==> flow/design.v <==
module CPU(clk, rst, memoryData, memoryAddress, dataOut, readSignal, writeSignal, AC);
input clk;
input rst;  
input [15:0] memoryData;
reg [3:0] state;
reg [5:0] PC;
reg [10:0] MAR;
reg signed [15:0] MBR;
reg [3:0] opcode;
reg M;
reg [15:0] IR;
reg zeroFlag, overflowFlag, carryFlag, negativeFlag;
output reg readSignal;
output reg writeSignal;
output reg signed [15:0] AC;
output reg [15:0] dataOut; 
output reg [10:0] memoryAddress;
reg signed [15:0] result;
parameter Load = 4'd1, Store = 4'd2, Add = 4'd3, Sub = 4'd4, Mul = 4'd5, Div = 4'd6 , Branch = 4'd7, BRZ = 4'd8;
always @ (posedge clk) begin
	if (rst) begin
	PC <= 0;
	state = 0;
	AC <= 0;
	dataOut <= 0;
	memoryAddress <= 0;
	zeroFlag = 0;
	overflowFlag = 0;
	carryFlag = 0;
	negativeFlag = 0;
	readSignal = 1;
	writeSignal = 0;
	end
	else
	case (state)
		0: begin  
			MAR <= PC;
			state = 1;
		end
		1: begin  
			writeSignal = 0;
			readSignal = 1;
			memoryAddress <= MAR;
			PC <= PC + 1;
			state = 2;
		end
		2:state = 3;  
		3: begin
			MBR <= memoryData;
			state = 4;
		end
		4: begin
			IR <= MBR;
			state = 5;
		end
		5: begin  
			opcode <= IR[15:12];
			M <= IR[11];
			MAR <= IR[10:0];
			state = 6;
		end
		6: begin
				if (opcode == Branch) begin  
					PC <= MAR; 
					state = 0;
				end
				else if (opcode == BRZ) begin  
					if(zeroFlag == 1 && M == 1) begin
						PC <= MAR;
						state = 0;
					end
					else begin
						state = 0;
					end
				end
				else begin
					state = 7;
				end
		end
		7: begin
			if (opcode == Store) begin
				memoryAddress <= MAR;
			end
			state = 8;
		end
		8: begin
			if (opcode == Store) begin  
				writeSignal = 1;
				readSignal = 0;
				dataOut <= AC;
				state = 0;
			end
			else begin
				state = 9;
			end
		end
		9: begin
			writeSignal = 0;
			readSignal = 1;
			if(M == 1) begin
				memoryAddress <= MAR;
			end
			state = 10;
			end
		10: begin
			state = 11;
		end
		11: begin
			if (M == 1) begin
				MBR <= memoryData;
			end
			else if (M == 0) begin
				MBR <= $signed(IR[10:0]);
			end
			state = 12;
		end
		12: begin  
			if (opcode == Load) begin  
				AC <= MBR;
				state = 0;
			end
			else if (opcode != Add && opcode != Sub && opcode != Mul && opcode != Div) begin  
				state = 0;
			end
			else begin
				case(opcode)
				Add :  
					begin
					{carryFlag, result} = AC + MBR;
					zeroFlag = (result==0)? 1:0;
					if(AC[15]==MBR[15]) begin
					  if(MBR[15]==result[15])begin
					  overflowFlag = 0;
					  end
					  else begin
					  overflowFlag = 1;
					  end
					end
					else begin
					overflowFlag = 0;
					end						
					negativeFlag =(result[15]==1)? 1:0;	
					end
				Sub :  
					begin
					{carryFlag, result} = AC - MBR;
					zeroFlag = (result==0)? 1:0;
					if(AC[15]==MBR[15]) begin
					  if(MBR[15]==result[15])begin
					  overflowFlag = 0;
					  end
					  else begin
					  overflowFlag = 1;
					  end
					end
					else begin
					overflowFlag = 0;
					end
					negativeFlag =(result[15]==1)? 1:0;
					end
				Mul :  
					begin
					result = AC * MBR;
					zeroFlag = (result==0)? 1:0;
					if(result > 16'h0FFF || result < 16'hF000) begin
					overflowFlag = 1;
					end
					else begin
						overflowFlag = 0;
					end
					negativeFlag =(result[15]==1)? 1:0;
					end	
				Div :  
					begin
					if (MBR == 0) result = 0;  
					else result = AC / MBR;
					zeroFlag = (result==0)? 1:0;
					negativeFlag =(result[15]==1)? 1:0;
					end						
			endcase  
			AC <= result;
			state = 0;
			end
		end
	endcase
end
endmodule
## Reports on CPU

What the tools print for CPU, step after step.
Line numbers count from 1 in the design file above.
Operators: Yosys type, input widths -> output width; for muxes data width and select width s.
Library cell names are shortened.
A cell with n/a has no value.

- Top: CPU
- Clock input: clk
- Library: sky130hd
- Library corner: tt_025C_1v80

## Word level

Counts by Yosys on the flattened word-level netlist (proc, flatten, opt, wreduce; memories kept). Register bits leave out memories and registers merged into their read ports (data or address). Print and check cells are left out. Cells with the same type and inputs are merged into one.

- Add/subtract/negate cells: 3
- Multiply operators: 1
- Div/mod/pow operators: 1
- Equality and inequality tests: 30
- Mux-type cells: 32
- Bitwise logic cells: 3
- Reductions and logical operators: 29

Operator list:

| operator | count |
|---|---|
| $div 16x16->16 | 1 |
| $mul 16x16->16 | 1 |
| $mux 16 | 9 |
| $logic_not 16->1 | 5 |
| $pmux 16 s4 | 1 |
| $pmux 4 s13 | 1 |
| $pmux 11 s3 | 1 |
| $eq 4x3->1 const B | 8 |
| $pmux 16 s2 | 1 |
| $eq 4x4->1 const B | 6 |
| $pmux 11 s2 | 1 |
| $mux 11 | 2 |
| $mux 6 | 3 |
| $add 16x16->16 | 1 |
| $sub 16x16->16 | 1 |
| $eq 4x2->1 const B | 4 |
| $reduce_and 2->1 | 7 |
| $reduce_bool 13->1 | 1 |
| $ne 4x3->1 const B | 3 |
| $pmux 6 s2 | 1 |
| $ne 2x2->1 const B | 4 |
| $reduce_bool 2->1 | 4 |
| $eq 4x1->1 const B | 2 |
| $reduce_and 4->1 | 2 |
| $ne 3x3->1 const B | 2 |
| $reduce_and 3->1 | 2 |
| $add 6x1->6 const B | 1 |
| $mux 3 | 2 |

Not listed: further kinds 11, cells in them 22.

- Register bits after elaboration: 120
- Input port bits: 18

## Depth

Yosys ltp: most cells in a row. Word level: on the elaborated netlist, between registers, memories and ports. Mapped: between sequential cells and ports; inverters and the memories' decode and read muxes count.

- Depth after elaboration: 11
- ABC_AREA: 0
- Mapped depth: 152
- Depth with buffers taken out: 141

## Netlist

The flow's flattened synthesis, as Yosys stat reports it; memories are mapped. The netlist is that of the ABC_AREA named above (0 if unset); the other value can give another one.

Cell types:

| type | count | total area (µm²) |
|---|---|---|
| ha_1 | 230 | 2,877.76 |
| edfxtp_1 | 64 | 1.92E+03 |
| fa_1 | 81 | 1.62E+03 |
| dfxtp_1 | 65 | 1.3E+03 |
| xnor2_1 | 122 | 1.07E+03 |
| nand2_1 | 243 | 912.125 |
| a21oi_1 | 152 | 760.73 |
| nor2_1 | 187 | 701.923 |
| inv_1 | 181 | 679.402 |
| mux2_2 | 47 | 529.258 |
| o21ai_0 | 95 | 475.456 |
| xor2_1 | 52 | 455.437 |
| and2_1 | 62 | 387.872 |
| mux2i_1 | 33 | 330.317 |
| clkbuf_1 | 86 | 322.81 |
| a21o_1 | 39 | 292.781 |
| nor3_1 | 54 | 270.259 |
| o21a_1 | 34 | 255.245 |

Not listed: further types 84, cells in them 535.

- Mapped cells: 2,362
- Chip area (Yosys): 19,155.9 µm²
- Flip-flops: 129
- Buffer cells: 111

## Timing after synthesis

OpenSTA on the mapped netlist: ideal clock, no wires. The path of least setup slack (recovery checks aside). Input and output delay are each 20% of the period. Register names are those of the netlist, which keeps one name where synthesis merged equal registers.

- Path type: reg2reg
- From: register MBR[0]
- To: register AC[6]
- Clock period: 42.0 ns
- Setup time: 0.116 ns
- Launch time at the first pin: 0.000 ns
- Arrival: 31.947 ns
- Data required time: 41.884 ns
- Slack: 9.937 ns
- Path delay: 32.063 ns
- Stages on the path: 133
- Buffers on the path: 10
- Synthesis period reached: 32.063 ns

"path delay" is the arrival time less input delay plus setup time.
"stages on the path": output pins that drive a net of the path, with the launching flip-flop's if there is one; two outputs of one cell count as two.
"synthesis period reached" = period - worst setup slack (recovery checks aside). The figure is calculated, with input and output delays left at 20% of the set period.
The rows between start and end are the longest chain of elaborated cells between them; the timing report does not say that the signal goes this way. Where chains are equally long, one stands for them.
A line is the first line of the expression or statement that the cell stems from. Yosys adds cells for indexed reads and writes and turns some case tables into memories.
At most two assigning lines are given for a register; there are more.

- Path through: edfxtp_1 clkbuf_1 clkbuf_1 inv_1 ha_1 buf_2 or3b_2 a211oi_1 and2_1 clkbuf_1 nand4_1 and2_1 ha_1 o21a_1 o21a_1 nand4_1 mux2_2 ha_1 (+97 left out) a21oi_1 nor2b_1 o21ai_0 a211oi_1 a21o_1 ha_1 a21o_1 a21o_1 a21oi_1 o21ai_0 a21oi_1 and4_1 clkbuf_1 a21oi_1 xnor2_1 nor2_1 o32a_1 a21bo_2
- Length of the longest elaborated chain: 10
- Elaborated cells on any way between the ends: 14

RTL lines, path after synthesis:

| element | RTL line | text |
|---|---|---|
| start, declared | 8 | `reg signed [15:0] MBR;` |
| start, assigned | 49 | `MBR <= memoryData;` |
| start, assigned | 110 | `MBR <= memoryData;` |
| $div 16x16->16 | 176 | `else result = AC / MBR;` |
| $mux 16 | 175 | `if (MBR == 0) result = 0;` |
| $mux 16 | 126 | `case(opcode)` |
| $mux 16 | 122 | `else if (opcode != Add && opcode != Sub && opcode != Mul && opcode != Div) begin` |
| $mux 16 | 118 | `if (opcode == Load) begin` |
| $mux 16 | 35 | `case (state)` |
| $mux 16 | 21 | `if (rst) begin` |
| $pmux 16 s4 | 126 |  |
| $mux 16 | 122 |  |
| $mux 16 | 118 |  |
| end, assigned | 119 | `AC <= MBR;` |
| end, assigned | 181 | `AC <= result;` |
| end, declared | 15 | `output reg signed [15:0] AC;` |

## Timing after layout

From the final timing report of entry C: the path of least setup slack in the routed layout; clock arrival at registers is part of the times.

- Path type: reg2reg
- From: register MBR[2]
- To: register AC[12]
- Clock period: 42.0 ns
- Setup time: 0.09 ns
- Launch time at the first pin: 0.43 ns
- Arrival: 37.74 ns
- Data required time: 42.34 ns
- Slack: 4.59 ns
- Stages on the path: 127
- Buffers on the path: 2

The rows between start and end are the longest chain of elaborated cells between them; the timing report does not say that the signal goes this way. Where chains are equally long, one stands for them.
At most two assigning lines are given for a register; there are more.

- Path through: edfxtp_1 nor4_4 a31oi_1 a311o_1 nor2_2 and4_1 nand4_1 and2_1 ha_1 o21a_1 o21a_1 nand4_1 mux2_2 ha_1 o21a_1 nor2_1 nor4_1 nand2_1 (+91 left out) nand2_1 o31a_1 nor2_1 nand2_1 o21ai_0 a21o_1 ha_1 a21o_1 a21o_1 a21oi_1 o21ai_0 a21oi_1 and4_1 nand3_1 o21ai_0 xnor2_1 nand2_1 a311oi_1
- Length of the longest elaborated chain: 10
- Elaborated cells on any way between the ends: 14

RTL lines, path after layout:

| element | RTL line | text |
|---|---|---|
| start, declared | 8 | `reg signed [15:0] MBR;` |
| start, assigned | 49 | `MBR <= memoryData;` |
| start, assigned | 110 | `MBR <= memoryData;` |
| $div 16x16->16 | 176 | `else result = AC / MBR;` |
| $mux 16 | 175 | `if (MBR == 0) result = 0;` |
| $mux 16 | 126 | `case(opcode)` |
| $mux 16 | 122 | `else if (opcode != Add && opcode != Sub && opcode != Mul && opcode != Div) begin` |
| $mux 16 | 118 | `if (opcode == Load) begin` |
| $mux 16 | 35 | `case (state)` |
| $mux 16 | 21 | `if (rst) begin` |
| $pmux 16 s4 | 126 |  |
| $mux 16 | 122 |  |
| $mux 16 | 118 |  |
| end, assigned | 119 | `AC <= MBR;` |
| end, assigned | 181 | `AC <= result;` |
| end, declared | 15 | `output reg signed [15:0] AC;` |

Settings and measured results of 5 stored flow runs for module CPU (sky130hd), not sorted in any way. The constraints put input and output delay at 20% of the set period each and load the outputs with 0.01 pF.
"reached clock period" means the clock period less the worst setup slack. The figure is calculated, with input and output delays left at 20% of the set period.
"time used up by the worst setup path" is the time allowed to the run's worst setup path (the clock period less input and output delay, where it has them) less its slack. Clock arrival times count: a late capture clock shortens it, a late launch clock lengthens it.
"total power of the final layout" rests on the timing tool's default activity at the inputs, not on a simulated workload.

### Entry A

Settings: `ABC_AREA=0`, `CAP_MARGIN=5`, `CELL_PAD_IN_SITES_DETAIL_PLACEMENT=2`, `CELL_PAD_IN_SITES_GLOBAL_PLACEMENT=1`, `CORE_ASPECT_RATIO=0.52`, `CORE_MARGIN=5`, `CORE_UTILIZATION=50`, `CTS_CLUSTER_DIAMETER=252`, `CTS_CLUSTER_SIZE=25`, `GPL_ROUTABILITY_DRIVEN=1`, `GPL_TIMING_DRIVEN=0`, `HOLD_SLACK_MARGIN=-0.05`, `MAX_ROUTING_LAYER=met5`, `MIN_ROUTING_LAYER=met2`, `PLACE_DENSITY_LB_ADDON=0.06`, `SLEW_MARGIN=10`, `TNS_END_PERCENT=80`, `period_ns=35.8`

No final report: placement broke off with DPL-0033.

### Entry B

Settings: `ABC_AREA=0`, `CAP_MARGIN=5`, `CELL_PAD_IN_SITES_DETAIL_PLACEMENT=2`, `CELL_PAD_IN_SITES_GLOBAL_PLACEMENT=1`, `CORE_ASPECT_RATIO=0.52`, `CORE_MARGIN=5`, `CORE_UTILIZATION=50`, `CTS_CLUSTER_DIAMETER=252`, `CTS_CLUSTER_SIZE=25`, `GPL_ROUTABILITY_DRIVEN=0`, `GPL_TIMING_DRIVEN=0`, `HOLD_SLACK_MARGIN=0.21`, `MAX_ROUTING_LAYER=met5`, `PLACE_DENSITY_LB_ADDON=0.06`, `SETUP_SLACK_MARGIN=-2.0`, `SLEW_MARGIN=10`, `period_ns=35.8`

No final report: placement broke off with DPL-0033.

### Entry C

Settings: `CORE_ASPECT_RATIO=0.74`, `CORE_MARGIN=8`, `CORE_UTILIZATION=44`, `CTS_CLUSTER_SIZE=15`, `GPL_ROUTABILITY_DRIVEN=0`, `GPL_TIMING_DRIVEN=1`, `MAX_ROUTING_LAYER=met4`, `PLACE_DENSITY=0.6`, `SLEW_MARGIN=15`, `period_ns=42.0`, `CAP_MARGIN=20`

- Cell area after synthesis: 19,155.9 µm²
- Die outline area: 50,544.9 µm²
- Standard-cell area after routing: 21,061.4 µm²
- Utilization in the final report: 49.2%
- Worst setup slack after layout: 4.595 ns
- Summed negative setup slack: 0.000 ns
- Worst hold slack in the final report: 0.424 ns
- Total power of the final layout: 309.1 µW
- Reached clock period: 37.405 ns
- Time used up by the worst setup path: 37.41 ns
- Critical path type: reg2reg

### Entry D

Settings: `ABC_AREA=1`, `CELL_PAD_IN_SITES_GLOBAL_PLACEMENT=2`, `CORE_ASPECT_RATIO=0.74`, `CORE_MARGIN=8`, `CORE_UTILIZATION=21`, `CTS_CLUSTER_SIZE=15`, `GPL_ROUTABILITY_DRIVEN=1`, `GPL_TIMING_DRIVEN=1`, `MAX_ROUTING_LAYER=met4`, `MIN_ROUTING_LAYER=met2`, `PLACE_DENSITY_LB_ADDON=0.3`, `SLEW_MARGIN=15`, `period_ns=28.3`, `CAP_MARGIN=20`

- Cell area after synthesis: 19,012.0 µm²
- Die outline area: 100,528.0 µm²
- Standard-cell area after routing: 27,244.9 µm²
- Utilization in the final report: 30.2%
- Worst setup slack after layout: 1.021 ns
- Summed negative setup slack: 0.000 ns
- Worst hold slack in the final report: 0.406 ns
- Total power of the final layout: 468.2 µW
- Reached clock period: 27.279 ns
- Time used up by the worst setup path: 27.28 ns
- Critical path type: reg2reg

### Entry E

Settings: `CAP_MARGIN=25`, `CORE_ASPECT_RATIO=1.05`, `CORE_UTILIZATION=53`, `CTS_CLUSTER_DIAMETER=255`, `CTS_CLUSTER_SIZE=33`, `GPL_ROUTABILITY_DRIVEN=0`, `GPL_TIMING_DRIVEN=0`, `PLACE_DENSITY_LB_ADDON=0.21`, `SETUP_SLACK_MARGIN=1.55`, `SLEW_MARGIN=0`, `TNS_END_PERCENT=60`, `period_ns=63.2`, `CORE_MARGIN=2`

- Cell area after synthesis: 19,155.9 µm²
- Die outline area: 37,680.5 µm²
- Standard-cell area after routing: 21,101.5 µm²
- Utilization in the final report: 59.1%
- Worst setup slack after layout: 21.971 ns
- Summed negative setup slack: 0.000 ns
- Worst hold slack in the final report: 0.414 ns
- Total power of the final layout: 203 µW
- Reached clock period: 41.230 ns
- Time used up by the worst setup path: 41.23 ns
- Critical path type: reg2reg
